==> flow/design.v <==
module lpc10_speech_synthetizer (
  input  wire              clk,         
  input  wire              reset,       
  input  wire              StartSpeak,
  input  wire              RomData,
  output wire [11:0]       RomAdr,
  output reg  signed [9:0] SampleData,
  output reg               Speaking
);
reg [5:0]  Cnt_8k;
reg [4:0]  CntSegment;
reg [7:0]  CntSample;
reg [11:0] RomAdrIn;
reg        Speak;
reg [3:0]  CodeEnergy;
reg        CodeRepeat;
reg [4:0]  CodePitch;
reg [17:0] CodeK1K4;    
reg [20:0] CodeK5K10;   
wire GetEnergy, GetRepeat, GetPitch, GetK1K4, GetK5K10, ReadRom;
wire Silence, LastFrame, NoK5K10;
function signed [9:0] TabChirp(input [5:0] i);
  case (i)
    0: TabChirp = 0;    1: TabChirp = 42;   2: TabChirp = -44;  3: TabChirp = 50;
    4: TabChirp = -78;  5: TabChirp = 18;   6: TabChirp = 37;   7: TabChirp = 20;
    8: TabChirp = 2;    9: TabChirp = -31;  10: TabChirp = -59; 11: TabChirp = 2;
    12: TabChirp = 95;  13: TabChirp = 90;  14: TabChirp = 5;   15: TabChirp = 15;
    16: TabChirp = 38;  17: TabChirp = -4;  18: TabChirp = -91; 19: TabChirp = -91;
    20: TabChirp = -42; 21: TabChirp = -35; 22: TabChirp = -36; 23: TabChirp = -4;
    24: TabChirp = 37;  25: TabChirp = 43;  26: TabChirp = 34;  27: TabChirp = 33;
    28: TabChirp = 15;  29: TabChirp = -1;  30: TabChirp = -8;  31: TabChirp = -18;
    32: TabChirp = -19; 33: TabChirp = -17; 34: TabChirp = -9;  35: TabChirp = -10;
    36: TabChirp = -6;  37: TabChirp = 0;   38: TabChirp = 3;   39: TabChirp = 2;
    40: TabChirp = 1;
    default: TabChirp = 0;
  endcase
endfunction
function signed [9:0] TabEnergy(input [3:0] i);
  case (i)
    0: TabEnergy = 0;   1: TabEnergy = 0;   2: TabEnergy = 1;   3: TabEnergy = 1;
    4: TabEnergy = 2;   5: TabEnergy = 3;   6: TabEnergy = 5;   7: TabEnergy = 7;
    8: TabEnergy = 10;  9: TabEnergy = 15;  10: TabEnergy = 21; 11: TabEnergy = 30;
    12: TabEnergy = 43; 13: TabEnergy = 61; 14: TabEnergy = 86; default: TabEnergy = 0;
  endcase
endfunction
function signed [9:0] TabPitch(input [4:0] i);
  case (i)
    0: TabPitch = 0;    1: TabPitch = 41;   2: TabPitch = 43;   3: TabPitch = 45;
    4: TabPitch = 47;   5: TabPitch = 49;   6: TabPitch = 51;   7: TabPitch = 53;
    8: TabPitch = 55;   9: TabPitch = 58;   10: TabPitch = 60;  11: TabPitch = 63;
    12: TabPitch = 66;  13: TabPitch = 70;  14: TabPitch = 73;  15: TabPitch = 76;
    16: TabPitch = 79;  17: TabPitch = 83;  18: TabPitch = 87;  19: TabPitch = 90;
    20: TabPitch = 94;  21: TabPitch = 99;  22: TabPitch = 103; 23: TabPitch = 107;
    24: TabPitch = 112; 25: TabPitch = 118; 26: TabPitch = 123; 27: TabPitch = 129;
    28: TabPitch = 134; 29: TabPitch = 141; 30: TabPitch = 147; default: TabPitch = 153;
  endcase
endfunction
function signed [9:0] TabK1(input [4:0] i);
  case (i)
    0: TabK1 = -501;  1: TabK1 = -497;  2: TabK1 = -493;  3: TabK1 = -488;
    4: TabK1 = -480;  5: TabK1 = -471;  6: TabK1 = -460;  7: TabK1 = -446;
    8: TabK1 = -427;  9: TabK1 = -405;  10: TabK1 = -378; 11: TabK1 = -344;
    12: TabK1 = -305; 13: TabK1 = -259; 14: TabK1 = -206; 15: TabK1 = -148;
    16: TabK1 = -86;  17: TabK1 = -21;  18: TabK1 = 45;   19: TabK1 = 110;
    20: TabK1 = 171;  21: TabK1 = 227;  22: TabK1 = 277;  23: TabK1 = 320;
    24: TabK1 = 357;  25: TabK1 = 388;  26: TabK1 = 413;  27: TabK1 = 434;
    28: TabK1 = 451;  29: TabK1 = 464;  30: TabK1 = 474;  default: TabK1 = 482;
  endcase
endfunction
function signed [9:0] TabK2(input [4:0] i);
  case (i)
    0: TabK2 = -349;  1: TabK2 = -328;  2: TabK2 = -305;  3: TabK2 = -280;
    4: TabK2 = -252;  5: TabK2 = -223;  6: TabK2 = -192;  7: TabK2 = -158;
    8: TabK2 = -124;  9: TabK2 = -88;   10: TabK2 = -51;  11: TabK2 = -14;
    12: TabK2 = 23;   13: TabK2 = 60;   14: TabK2 = 97;   15: TabK2 = 133;
    16: TabK2 = 167;  17: TabK2 = 199;  18: TabK2 = 230;  19: TabK2 = 259;
    20: TabK2 = 286;  21: TabK2 = 310;  22: TabK2 = 333;  23: TabK2 = 354;
    24: TabK2 = 372;  25: TabK2 = 389;  26: TabK2 = 404;  27: TabK2 = 417;
    28: TabK2 = 429;  29: TabK2 = 439;  30: TabK2 = 449;  default: TabK2 = 490;
  endcase
endfunction
function signed [9:0] TabK3(input [3:0] i);
  case (i)
    0: TabK3 = -397;  1: TabK3 = -365;  2: TabK3 = -327;  3: TabK3 = -282;
    4: TabK3 = -229;  5: TabK3 = -170;  6: TabK3 = -104;  7: TabK3 = -36;
    8: TabK3 = 35;    9: TabK3 = 104;   10: TabK3 = 169;  11: TabK3 = 228;
    12: TabK3 = 281;  13: TabK3 = 326;  14: TabK3 = 364;  default: TabK3 = 396;
  endcase
endfunction
function signed [9:0] TabK4(input [3:0] i);
  case (i)
    0: TabK4 = -373;  1: TabK4 = -334;  2: TabK4 = -293;  3: TabK4 = -245;
    4: TabK4 = -191;  5: TabK4 = -131;  6: TabK4 = -67;   7: TabK4 = -1;
    8: TabK4 = 64;    9: TabK4 = 128;   10: TabK4 = 188;  11: TabK4 = 243;
    12: TabK4 = 291;  13: TabK4 = 332;  14: TabK4 = 367;  default: TabK4 = 397;
  endcase
endfunction
function signed [9:0] TabK5(input [3:0] i);
  case (i)
    0: TabK5 = -319;  1: TabK5 = -286;  2: TabK5 = -250;  3: TabK5 = -211;
    4: TabK5 = -168;  5: TabK5 = -122;  6: TabK5 = -74;   7: TabK5 = -25;
    8: TabK5 = 24;    9: TabK5 = 73;    10: TabK5 = 121;  11: TabK5 = 167;
    12: TabK5 = 210;  13: TabK5 = 249;  14: TabK5 = 285;  default: TabK5 = 319;
  endcase
endfunction
function signed [9:0] TabK6(input [3:0] i);
  case (i)
    0: TabK6 = -290;  1: TabK6 = -252;  2: TabK6 = -209;  3: TabK6 = -163;
    4: TabK6 = -114;  5: TabK6 = -62;   6: TabK6 = -9;    7: TabK6 = 44;
    8: TabK6 = 97;    9: TabK6 = 147;   10: TabK6 = 194;  11: TabK6 = 239;
    12: TabK6 = 278;  13: TabK6 = 313;  14: TabK6 = 344;  default: TabK6 = 371;
  endcase
endfunction
function signed [9:0] TabK7(input [3:0] i);
  case (i)
    0: TabK7 = -291;  1: TabK7 = -256;  2: TabK7 = -216;  3: TabK7 = -174;
    4: TabK7 = -128;  5: TabK7 = -80;   6: TabK7 = -31;   7: TabK7 = 19;
    8: TabK7 = 69;    9: TabK7 = 117;   10: TabK7 = 163;  11: TabK7 = 206;
    12: TabK7 = 246;  13: TabK7 = 283;  14: TabK7 = 316;  default: TabK7 = 345;
  endcase
endfunction
function signed [9:0] TabK8(input [2:0] i);
  case (i)
    0: TabK8 = -219;  1: TabK8 = -133;  2: TabK8 = -38;   3: TabK8 = 59;
    4: TabK8 = 152;   5: TabK8 = 235;   6: TabK8 = 305;   default: TabK8 = 361;
  endcase
endfunction
function signed [9:0] TabK9(input [2:0] i);
  case (i)
    0: TabK9 = -225;  1: TabK9 = -157;  2: TabK9 = -82;   3: TabK9 = -3;
    4: TabK9 = 76;    5: TabK9 = 151;   6: TabK9 = 220;   default: TabK9 = 280;
  endcase
endfunction
function signed [9:0] TabK10(input [2:0] i);
  case (i)
    0: TabK10 = -179; 1: TabK10 = -122; 2: TabK10 = -61;  3: TabK10 = 1;
    4: TabK10 = 63;   5: TabK10 = 123;  6: TabK10 = 179;  default: TabK10 = 231;
  endcase
endfunction
reg signed [9:0] ET, PT, K1T, K2T, K3T, K4T, K5T, K6T, K7T, K8T, K9T, K10T;
reg signed [9:0] EC, PC, K1C, K2C, K3C, K4C, K5C, K6C, K7C, K8C, K9C, K10C;
reg signed [9:0] X1C, X2C, X3C, X4C, X5C, X6C, X7C, X8C, X9C, X10C;
reg signed [9:0] Valeur;
reg signed [9:0] KBus;
reg signed [9:0] XBus;
reg signed [9:0] YNext;
wire signed [18:0] Operation1;
wire signed [18:0] Operation2;
wire signed [18:0] Operation3;
wire signed [18:0] Operation4;
reg [12:0] GPA;
reg        NoiseOn;
reg [7:0]  PitchCnt;
wire signed [19:0] ValeurEC;
wire signed [9:0]  YStart;
assign RomAdr = RomAdrIn;
assign GetEnergy = (CntSample == 8'd0) && (Cnt_8k < 6'd4);
assign Silence   = (CodeEnergy == 4'b0000);
assign LastFrame = (CodeEnergy == 4'b1111);
assign NoK5K10   = (CodePitch  == 5'b00000);
assign GetRepeat = (CntSample == 8'd0) && (Cnt_8k == 6'd4) && !Silence && !LastFrame;
assign GetPitch  = (CntSample == 8'd0) && (Cnt_8k >= 6'd5) && (Cnt_8k < 6'd10) && !Silence && !LastFrame;
assign GetK1K4   = (CntSample == 8'd0) && (Cnt_8k >= 6'd11) && (Cnt_8k < 6'd29) && !Silence && !LastFrame && !CodeRepeat;
assign GetK5K10  = (CntSample == 8'd0) && (Cnt_8k >= 6'd30) && (Cnt_8k < 6'd51) && !Silence && !LastFrame && !CodeRepeat && !NoK5K10;
assign ReadRom = GetEnergy || GetRepeat || GetPitch || GetK1K4 || GetK5K10;
assign Operation1 = KBus * XBus;
assign Operation2 = YNext - (Operation1 / 19'sd512);
assign Operation3 = KBus * Operation2;
assign Operation4 = XBus + (Operation3 / 19'sd512);
assign ValeurEC = Valeur * EC;
assign YStart   = ValeurEC / 20'sd64;
always @* begin
  case (Cnt_8k)
    6'd2:  KBus = K10C;
    6'd3:  KBus = K9C;
    6'd4:  KBus = K8C;
    6'd5:  KBus = K7C;
    6'd6:  KBus = K6C;
    6'd7:  KBus = K5C;
    6'd8:  KBus = K4C;
    6'd9:  KBus = K3C;
    6'd10: KBus = K2C;
    6'd11: KBus = K1C;
    default: KBus = 10'sd0;
  endcase
  case (Cnt_8k)
    6'd2:  XBus = X10C;
    6'd3:  XBus = X9C;
    6'd4:  XBus = X8C;
    6'd5:  XBus = X7C;
    6'd6:  XBus = X6C;
    6'd7:  XBus = X5C;
    6'd8:  XBus = X4C;
    6'd9:  XBus = X3C;
    6'd10: XBus = X2C;
    6'd11: XBus = X1C;
    default: XBus = 10'sd0;
  endcase
end
always @(posedge clk) begin
  if (reset) begin
    Cnt_8k     <= 6'd0;
    CntSegment <= 5'd0;
    CntSample  <= 8'd0;
    RomAdrIn   <= 12'd1;
    Speak      <= 1'b0;
    Speaking   <= 1'b0;
    CodeEnergy <= 4'd0;
    CodeRepeat <= 1'b0;
    CodePitch  <= 5'd0;
    CodeK1K4   <= 18'd0;
    CodeK5K10  <= 21'd0;
    ET <= 0; PT <= 0; K1T <= 0; K2T <= 0; K3T <= 0; K4T <= 0;
    K5T <= 0; K6T <= 0; K7T <= 0; K8T <= 0; K9T <= 0; K10T <= 0;
    EC <= 0; PC <= 0; K1C <= 0; K2C <= 0; K3C <= 0; K4C <= 0;
    K5C <= 0; K6C <= 0; K7C <= 0; K8C <= 0; K9C <= 0; K10C <= 0;
    X1C <= 0; X2C <= 0; X3C <= 0; X4C <= 0; X5C <= 0;
    X6C <= 0; X7C <= 0; X8C <= 0; X9C <= 0; X10C <= 0;
    Valeur     <= 0;
    YNext      <= 0;
    SampleData <= 0;
    GPA        <= 13'b0000001101001;
    NoiseOn    <= 1'b1;
    PitchCnt   <= 8'd0;
  end else begin
    if (Speak && StartSpeak) begin
      Cnt_8k <= Cnt_8k + 6'd1;
      if (Cnt_8k == 6'b111111) begin
        if (CntSegment == 5'b10111)
          CntSegment <= 5'd0;
        else
          CntSegment <= CntSegment + 5'd1;
        if (CntSample == 8'b11000111)
          CntSample <= 8'd0;
        else
          CntSample <= CntSample + 8'd1;
      end
      if (GetEnergy) CodeEnergy <= {CodeEnergy[2:0], RomData};
      if (GetRepeat) CodeRepeat <= RomData;
      if (GetPitch)  CodePitch  <= {CodePitch[3:0], RomData};
      if (GetK1K4)   CodeK1K4   <= {CodeK1K4[16:0], RomData};
      if (GetK5K10)  CodeK5K10  <= {CodeK5K10[19:0], RomData};
      if (ReadRom) RomAdrIn <= RomAdrIn + 12'd1;
      if ((CntSample == 8'b11000111) && (Cnt_8k == 6'b111111) && LastFrame) begin
        Speak    <= 1'b0;
        Speaking <= 1'b0;
      end else begin
        Speaking <= 1'b1;
      end
    end else begin
      Cnt_8k     <= 6'd0;
      CntSegment <= 5'd0;
      CntSample  <= 8'd0;
      RomAdrIn   <= 12'd1;
      NoiseOn    <= 1'b1;
      if (!StartSpeak) Speak <= 1'b1;
    end
    if (Cnt_8k == 6'b111110) begin
      ET <= TabEnergy(CodeEnergy);
      if (Silence || LastFrame)
        PT <= 0;
      else
        PT <= TabPitch(CodePitch);
      if (Silence || LastFrame) begin
        K1T <= 0; K2T <= 0; K3T <= 0; K4T <= 0;
      end else begin
        K1T <= TabK1(CodeK1K4[17:13]);
        K2T <= TabK2(CodeK1K4[12:8]);
        K3T <= TabK3(CodeK1K4[7:4]);
        K4T <= TabK4(CodeK1K4[3:0]);
      end
      if (Silence || LastFrame || NoK5K10) begin
        K5T <= 0; K6T <= 0; K7T <= 0; K8T <= 0; K9T <= 0; K10T <= 0;
      end else begin
        K5T  <= TabK5(CodeK5K10[20:17]);
        K6T  <= TabK6(CodeK5K10[16:13]);
        K7T  <= TabK7(CodeK5K10[12:9]);
        K8T  <= TabK8(CodeK5K10[8:6]);
        K9T  <= TabK9(CodeK5K10[5:3]);
        K10T <= TabK10(CodeK5K10[2:0]);
      end
    end
    if ((CntSegment == 5'd0) && (Cnt_8k == 6'b111111)) begin
      EC   <= ET;
      PC   <= PT;
      K1C  <= K1T;
      K2C  <= K2T;
      K3C  <= K3T;
      K4C  <= K4T;
      K5C  <= K5T;
      K6C  <= K6T;
      K7C  <= K7T;
      K8C  <= K8T;
      K9C  <= K9T;
      K10C <= K10T;
      NoiseOn <= (PC == 0);
    end
    if (Cnt_8k == 6'd0) begin
      if (EC == 0)
        Valeur <= 0;
      else if (NoiseOn) begin
        if (GPA[0])
          Valeur <= -10'sd64;
        else
          Valeur <= 10'sd64;
      end else begin
        if (PitchCnt > 8'd50)
          Valeur <= 0;    
        else
          Valeur <= TabChirp(PitchCnt[5:0]);
      end
      if (PC == 0)
        PitchCnt <= 8'd0;
      else if ($signed({1'b0, PitchCnt}) < PC)
        PitchCnt <= PitchCnt + 8'd1;
      else
        PitchCnt <= 8'd0;
    end
    if (Cnt_8k < 6'b010100)
      GPA <= {GPA[12] ^ GPA[10] ^ GPA[9] ^ GPA[0], GPA[12:1]};
    case (Cnt_8k)
      6'd1: YNext <= YStart;
      6'd2, 6'd3, 6'd4, 6'd5, 6'd6, 6'd7, 6'd8, 6'd9, 6'd10, 6'd11:
        YNext <= Operation2[9:0];
      default: ;
    endcase
    case (Cnt_8k)
      6'd3:  X10C <= Operation4[9:0];
      6'd4:  X9C  <= Operation4[9:0];
      6'd5:  X8C  <= Operation4[9:0];
      6'd6:  X7C  <= Operation4[9:0];
      6'd7:  X6C  <= Operation4[9:0];
      6'd8:  X5C  <= Operation4[9:0];
      6'd9:  X4C  <= Operation4[9:0];
      6'd10: X3C  <= Operation4[9:0];
      6'd11: X2C  <= Operation4[9:0];
      6'd12: X1C  <= Operation2[9:0];
      default: ;
    endcase
    if (Cnt_8k == 6'b001111)
      SampleData <= X1C;
  end
end
endmodule
# Tool chain data of lpc10_speech_synthetizer
# Tool output for the design above, in the order of the flow.
# Line numbers count from 1 in the design file above.
# Operators: Yosys type, input widths -> output width; for muxes data width and select width s.
# A cell with - has no value.
[inputs] top="lpc10_speech_synthetizer" clk_port="clk" library="sky130hd" lib_corner="tt_025C_1v80"

# After elaboration
# Counts by Yosys on the flattened word-level netlist (proc, flatten, opt, wreduce; memories kept). Print and check cells are left out. Cells with the same type and inputs are merged into one.
# Yosys's memory passes give these memory sizes; they may raise the number of words (mostly to a power of two), join words into wider ones and drop unused or constant bits.
[word_totals] reg_bits=474 rom_bits=2448 clocked_rd_ports_x_width=95 mem_count=10 inputBits=4 out_inout_bits=23 elab_cells=234
[memory_table] memory="(no name shown)" size=64 word_bits=10 rd=1 wr=0 line=23 rtl="case (i)"
[memory_table] memory="(no name shown)" size=32 word_bits=10 rd=1 wr=0 line=59 rtl="case (i)"
[memory_table] memory="(no name shown)" size=32 word_bits=10 rd=1 wr=0 line=71 rtl="case (i)"
[memory_table] memory="(no name shown)" size=32 word_bits=8 rd=1 wr=0 line=47 rtl="case (i)"
[memory_table] memory="(no name shown)" size=16 word_bits=10 rd=1 wr=0 line=83 rtl="case (i)"
[memory_table] memory="(no name shown)" size=16 word_bits=10 rd=1 wr=0 line=91 rtl="case (i)"
# Memories not listed: 4.
[classes] add_sub_neg=10 multipliers=3 n_cmp=10 eq_ne=39 n_mux=49 logic=7 reduce_and_logical=55
[op_table] op="$pmux 10 s7" count=3
[op_table] op="$mul 10x10->20" count=1
[op_table] op="$pmux 10 s10" count=2
[op_table] op="$mul 10x10->19" count=1
[op_table] op="$mul 10x19->19" count=1
[op_table] op="$mux 10" count=15
[op_table] op="$mux 4" count=10
[op_table] op="$eq 6x4->1 const B" count=6
[op_table] op="$mux 5" count=7
[op_table] op="$eq 3x3->1 const B" count=9
[op_table] op="$eq 6x3->1 const B" count=4
[op_table] op="$mux 8" count=3
[op_table] op="$logic_and 1x1->1" count=23
[op_table] op="$add 10x1->10" count=2
[op_table] op="$logic_not 10->1" count=2
[op_table] op="$pmux 10 s2" count=1
[op_table] op="$sub 10x19->19" count=1
[op_table] op="$add 19x1->19" count=1
[op_table] op="$eq 3x2->1 const B" count=6
[op_table] op="$reduce_or 9->1" count=2
[op_table] op="$add 8x1->8 const B" count=2
[op_table] op="$add 12x1->12 const B" count=1
[op_table] op="$reduce_and 2->1" count=6
[op_table] op="$eq 6x2->1 const B" count=2
[op_table] op="$lt 6x5->1 const B" count=2
[op_table] op="$eq 6x6->1 const B" count=2
[op_table] op="$mux 6" count=2
[op_table] op="$add 10x10->10" count=1
# Other operator kinds: 31; their cells: 55.

# Depth
# Yosys ltp: most cells in a row. Word level: on the elaborated netlist, between registers, memories and ports. Mapped: between sequential cells and ports; inverters and the memories' decode and read muxes count.
[logic_depth] depth_word=12 abc_area=0 mapped_depth=74 mapped_depth_nobuf=71

# Netlist
# Source: synth_stat.txt of the flow (Yosys; design flattened, memories mapped). It holds for the ABC_AREA given above (unset counts as 0); a run with the other value may have another netlist.
[types] type="sky130_fd_sc_hd__dfxtp_1" count=544 type_area_um2=1.09E+04
[types] type="sky130_fd_sc_hd__fa_1" count=235 type_area_um2=4.7E+03
[types] type="sky130_fd_sc_hd__ha_1" count=254 type_area_um2=3.18E+03
[types] type="sky130_fd_sc_hd__nand2_1" count=574 type_area_um2=2.15E+03
[types] type="sky130_fd_sc_hd__nor2_1" count=556 type_area_um2=2.09E+03
[types] type="sky130_fd_sc_hd__a21oi_1" count=363 type_area_um2=1.82E+03
[types] type="sky130_fd_sc_hd__inv_1" count=423 type_area_um2=1.59E+03
[types] type="sky130_fd_sc_hd__a22oi_1" count=120 type_area_um2=900.864
[types] type="sky130_fd_sc_hd__clkbuf_1" count=206 type_area_um2=773.242
[types] type="sky130_fd_sc_hd__xnor2_1" count=69 type_area_um2=604.33
[types] type="sky130_fd_sc_hd__mux2i_1" count=55 type_area_um2=550.528
[types] type="sky130_fd_sc_hd__o21ai_0" count=99 type_area_um2=495.475
[types] type="sky130_fd_sc_hd__xor2_1" count=47 type_area_um2=411.645
[types] type="sky130_fd_sc_hd__nand3_1" count=79 type_area_um2=395.379
[types] type="sky130_fd_sc_hd__a211oi_1" count=48 type_area_um2=360.346
[types] type="sky130_fd_sc_hd__or2_2" count=48 type_area_um2=300.288
[types] type="sky130_fd_sc_hd__and2_1" count=44 type_area_um2=275.264
[types] type="sky130_fd_sc_hd__nor3_1" count=54 type_area_um2=270.259
# Not listed: further types 75, cells in them 495.
[synth_totals] cell_count=4313 yosys_area_um2=35567.9 seqArea_um2=10890.4 flip_flops=544 n_buf=250

# Timing after synthesis
# OpenSTA on the mapped netlist: ideal clock, no wires. The path of least setup slack (recovery checks aside). Input and output delay are each 20% of the period. Register names are those of the netlist, which keeps one name where synthesis merged equal registers.
[synth_path] path_kind="register to register" from="reg Cnt_8k[1]" to="reg X10C[8]" tclk_ns=25.0 setup_ns=0.128 launch_ns=0.000 t_arrival_ns=16.133 required_ns=24.872 path_slack_ns=8.740 path_delay_ns=16.261 path_stages=68 path_buffers=5 synth_period_reached_ns=16.26
# "path_delay_ns" = arrival - input delay + setup time.
# "path_stages": output pins that drive a net of the path, with the launching flip-flop's if there is one; two outputs of one cell count as two.
# "synth_period_reached_ns" is the clock period less the worst setup slack; recovery checks do not enter. This is arithmetic on one report: input and output delays are still those of the set period (20% each).
# The rows between start and end are the longest chain of elaborated cells between them; the timing report does not say that the signal goes this way. Where chains are equally long, one stands for them.
# A line is the first line of the expression or statement that the cell stems from. Yosys adds cells for indexed reads and writes and turns some case tables into memories.
# A register here has more assigning lines than the two given.
[synth_between] path_cell_list="sky130_fd_sc_hd__dfxtp_1 sky130_fd_sc_hd__inv_1 sky130_fd_sc_hd__ha_1 sky130_fd_sc_hd__buf_2 sky130_fd_sc_hd__or3b_1 sky130_fd_sc_hd__nor2_1 sky130_fd_sc_hd__buf_2 sky130_fd_sc_hd__buf_1 sky130_fd_sc_hd__a22oi_1 sky130_fd_sc_hd__and3_1 sky130_fd_sc_hd__clkbuf_1 sky130_fd_sc_hd__or2_2 sky130_fd_sc_hd__fa_1 sky130_fd_sc_hd__inv_1 sky130_fd_sc_hd__fa_1 sky130_fd_sc_hd__fa_1 sky130_fd_sc_hd__fa_1 sky130_fd_sc_hd__inv_1 (+32 left out) sky130_fd_sc_hd__nor3_1 sky130_fd_sc_hd__o31ai_1 sky130_fd_sc_hd__a21oi_1 sky130_fd_sc_hd__xnor2_2 sky130_fd_sc_hd__xnor2_1 sky130_fd_sc_hd__nor2_1 sky130_fd_sc_hd__fa_1 sky130_fd_sc_hd__fa_1 sky130_fd_sc_hd__a21o_1 sky130_fd_sc_hd__a21oi_1 sky130_fd_sc_hd__o21bai_1 sky130_fd_sc_hd__a21oi_1 sky130_fd_sc_hd__o21bai_1 sky130_fd_sc_hd__a21oi_1 sky130_fd_sc_hd__xor2_1 sky130_fd_sc_hd__nor2_1 sky130_fd_sc_hd__a21oi_1 sky130_fd_sc_hd__nor2_1" elab_chain_cells=12 cone_cells=22 classes_between="4 x add/sub; 2 x mul; 10 x eq/ne; 2 x mux; 2 x logic; 2 x reduce/logical"
[synth_lines] element="start: declaration" line=10 rtl="reg [5:0]  Cnt_8k;"
[synth_lines] element="start: assignment" line=202 rtl="Cnt_8k     <= 6'd0;"
[synth_lines] element="start: assignment" line=227 rtl="Cnt_8k <= Cnt_8k + 6'd1;"
[synth_lines] element="$eq 6x4->1" line=173 rtl="case (Cnt_8k)"
[synth_lines] element="$pmux 10 s10" line=173
[synth_lines] element="$mul 10x10->19" line=166 rtl="assign Operation1 = KBus * XBus;"
[synth_lines] element="$reduce_or 9->1"
[synth_lines] element="$and 1x1->1"
[synth_lines] element="$add 19x1->19"
[synth_lines] element="$sub 10x19->19" line=167 rtl="assign Operation2 = YNext - (Operation1 / 19'sd512);"
[synth_lines] element="$mul 10x19->19" line=168 rtl="assign Operation3 = KBus * Operation2;"
[synth_lines] element="$reduce_or 9->1"
[synth_lines] element="$and 1x1->1"
[synth_lines] element="$add 10x1->10"
[synth_lines] element="$add 10x10->10" line=169 rtl="assign Operation4 = XBus + (Operation3 / 19'sd512);"
[synth_lines] element="end: assignment" line=218 rtl="X6C <= 0; X7C <= 0; X8C <= 0; X9C <= 0; X10C <= 0;"
[synth_lines] element="end: assignment" line=328 rtl="6'd3:  X10C <= Operation4[9:0];"
[synth_lines] element="end: declaration" line=142 rtl="reg signed [9:0] X1C, X2C, X3C, X4C, X5C, X6C, X7C, X8C, X9C, X10C;"

# Path in the finished layout
# From the final timing report of flow run 1: the path of least setup slack in the routed layout; clock arrival at registers is part of the times.
[layout_path] path_kind="register to register" from="reg Cnt_8k[0]" to="reg X9C[9]" tclk_ns=16.4 setup_ns=0.08 launch_ns=0.59 t_arrival_ns=16.77 required_ns=16.92 path_slack_ns=0.16 path_stages=63 path_buffers=4
# The rows between start and end are the longest chain of elaborated cells between them; the timing report does not say that the signal goes this way. Where chains are equally long, one stands for them.
# A register here has more assigning lines than the two given.
[layout_between] path_cell_list="sky130_fd_sc_hd__dfxtp_4 sky130_fd_sc_hd__buf_4 sky130_fd_sc_hd__ha_4 sky130_fd_sc_hd__and2_1 sky130_fd_sc_hd__buf_6 sky130_fd_sc_hd__a222oi_1 sky130_fd_sc_hd__and3_4 sky130_fd_sc_hd__buf_12 sky130_fd_sc_hd__nor2_4 sky130_fd_sc_hd__fa_1 sky130_fd_sc_hd__fa_1 sky130_fd_sc_hd__fa_1 sky130_fd_sc_hd__fa_1 sky130_fd_sc_hd__inv_2 sky130_fd_sc_hd__fa_1 sky130_fd_sc_hd__inv_2 sky130_fd_sc_hd__ha_4 sky130_fd_sc_hd__a21oi_4 (+27 left out) sky130_fd_sc_hd__nor3_4 sky130_fd_sc_hd__o31ai_2 sky130_fd_sc_hd__buf_4 sky130_fd_sc_hd__a21oi_4 sky130_fd_sc_hd__xnor2_2 sky130_fd_sc_hd__xnor2_2 sky130_fd_sc_hd__nor2_2 sky130_fd_sc_hd__fa_2 sky130_fd_sc_hd__a21o_1 sky130_fd_sc_hd__a21oi_4 sky130_fd_sc_hd__o21bai_1 sky130_fd_sc_hd__a21oi_2 sky130_fd_sc_hd__o21ai_2 sky130_fd_sc_hd__a21o_1 sky130_fd_sc_hd__a21oi_2 sky130_fd_sc_hd__xnor2_2 sky130_fd_sc_hd__xnor3_2 sky130_fd_sc_hd__a211oi_2" elab_chain_cells=12 cone_cells=22 classes_between="4 x add/sub; 2 x mul; 10 x eq/ne; 2 x mux; 2 x logic; 2 x reduce/logical"
[layout_lines] element="start: declaration" line=10 rtl="reg [5:0]  Cnt_8k;"
[layout_lines] element="start: assignment" line=202 rtl="Cnt_8k     <= 6'd0;"
[layout_lines] element="start: assignment" line=227 rtl="Cnt_8k <= Cnt_8k + 6'd1;"
[layout_lines] element="$eq 6x4->1" line=173 rtl="case (Cnt_8k)"
[layout_lines] element="$pmux 10 s10" line=173
[layout_lines] element="$mul 10x10->19" line=166 rtl="assign Operation1 = KBus * XBus;"
[layout_lines] element="$reduce_or 9->1"
[layout_lines] element="$and 1x1->1"
[layout_lines] element="$add 19x1->19"
[layout_lines] element="$sub 10x19->19" line=167 rtl="assign Operation2 = YNext - (Operation1 / 19'sd512);"
[layout_lines] element="$mul 10x19->19" line=168 rtl="assign Operation3 = KBus * Operation2;"
[layout_lines] element="$reduce_or 9->1"
[layout_lines] element="$and 1x1->1"
[layout_lines] element="$add 10x1->10"
[layout_lines] element="$add 10x10->10" line=169 rtl="assign Operation4 = XBus + (Operation3 / 19'sd512);"
[layout_lines] element="end: assignment" line=218 rtl="X6C <= 0; X7C <= 0; X8C <= 0; X9C <= 0; X10C <= 0;"
[layout_lines] element="end: assignment" line=329 rtl="6'd4:  X9C  <= Operation4[9:0];"
[layout_lines] element="end: declaration" line=142 rtl="reg signed [9:0] X1C, X2C, X3C, X4C, X5C, X6C, X7C, X8C, X9C, X10C;"

## Implementation results

Design lpc10_speech_synthetizer on sky130hd. What follows are 2 stored runs of the flow, each under its own settings; their order means nothing. The constraints put input and output delay at 20% of the set period each and load the outputs with 0.01 pF.
"period_less_ws_ns" = clock period - worst setup slack. The figure is calculated, with input and output delays left at 20% of the set period.
"worst_setup_path_time_ns" is the time allowed to the run's worst setup path (the clock period less input and output delay, where it has them) less its slack. Clock arrival times count: a late capture clock shortens it, a late launch clock lengthens it.
"power_total_uw" is the tool's figure for a default switching activity; nothing was simulated.

[flow] flow run 1: files
==> flow/run.sh <==
#!/bin/bash
# the make line also repeats the synthesis and layout settings of config.mk as NAME=value (left out here)
make -C /OpenROAD-flow-scripts/flow DESIGN_CONFIG=/design/flow/config.mk WORK_HOME=/design/flow/orfs CLKGATE_MAP_FILE= finish
==> flow/config.mk <==
export PLATFORM = sky130hd
export DESIGN_NAME = lpc10_speech_synthetizer
export DESIGN_NICKNAME = lpc10_speech_synthetizer
export VERILOG_FILES = /design/flow/design.v
export SDC_FILE = /design/flow/constraint.sdc
export NUM_CORES = 4
export LEC_CHECK = 0
export CAP_MARGIN = 15
export CELL_PAD_IN_SITES_DETAIL_PLACEMENT = 0
export CORE_ASPECT_RATIO = 0.72
export CORE_MARGIN = 2
export CORE_UTILIZATION = 35
export CTS_CLUSTER_SIZE = 70
export GPL_TIMING_DRIVEN = 0
export MAX_ROUTING_LAYER = met5
export MIN_ROUTING_LAYER = met1
export PLACE_DENSITY = 0.74
export SLEW_MARGIN = 20
==> flow/constraint.sdc <==
create_clock -name core_clock -period 16.4 [get_ports {clk}]
set_input_delay 3.2800 -clock core_clock [delete_from_list [all_inputs] [get_ports {clk}]]
set_output_delay 3.2800 -clock core_clock [all_outputs]
set_load 0.01 [all_outputs]

[flow] flow run 1: metrics
[metrics] final_setup_tns_ns = 0.000
[metrics] synth_chip_area_um2 = 35567.9
[metrics] finish.stdcell_area_um2 = 41561.1
[metrics] period_less_ws_ns = 16.244
[metrics] design_die_area_um2 = 104223.0
[metrics] fin_ws_ns = 0.156
[metrics] power_total_uw = 2650
[metrics] worst_setup_path_time_ns = 16.24
[metrics] path_kind = register to register
[metrics] finalUtil_pct = 41.1
[metrics] final_hold_ws_ns = 0.451

[flow] flow run 2: files
==> flow/run.sh <==
#!/bin/bash
# the make line also repeats the synthesis and layout settings of config.mk as NAME=value (left out here)
make -C /OpenROAD-flow-scripts/flow DESIGN_CONFIG=/design/flow/config.mk WORK_HOME=/design/flow/orfs CLKGATE_MAP_FILE= finish
==> flow/config.mk <==
export PLATFORM = sky130hd
export DESIGN_NAME = lpc10_speech_synthetizer
export DESIGN_NICKNAME = lpc10_speech_synthetizer
export VERILOG_FILES = /design/flow/design.v
export SDC_FILE = /design/flow/constraint.sdc
export NUM_CORES = 4
export LEC_CHECK = 0
export ABC_AREA = 1
export CAP_MARGIN = 40
export CELL_PAD_IN_SITES_GLOBAL_PLACEMENT = 3
export CORE_MARGIN = 2
export CORE_UTILIZATION = 19
export CTS_CLUSTER_DIAMETER = 261
export CTS_CLUSTER_SIZE = 66
export GPL_ROUTABILITY_DRIVEN = 1
export GPL_TIMING_DRIVEN = 0
export HOLD_SLACK_MARGIN = 0.17
export MAX_ROUTING_LAYER = met5
export MIN_ROUTING_LAYER = met1
export PLACE_DENSITY_LB_ADDON = 0.28
export SLEW_MARGIN = 25
==> flow/constraint.sdc <==
create_clock -name core_clock -period 26.0 [get_ports {clk}]
set_input_delay 5.2000 -clock core_clock [delete_from_list [all_inputs] [get_ports {clk}]]
set_output_delay 5.2000 -clock core_clock [all_outputs]
set_load 0.01 [all_outputs]

[flow] flow run 2: metrics
[metrics] final_setup_tns_ns = 0.000
[metrics] synth_chip_area_um2 = 36461.2
[metrics] finish.stdcell_area_um2 = 40597.7
[metrics] period_less_ws_ns = 18.686
[metrics] design_die_area_um2 = 195421.0
[metrics] fin_ws_ns = 7.314
[metrics] power_total_uw = 1289
[metrics] worst_setup_path_time_ns = 18.69
[metrics] path_kind = register to register
[metrics] finalUtil_pct = 21.3
[metrics] final_hold_ws_ns = 0.400
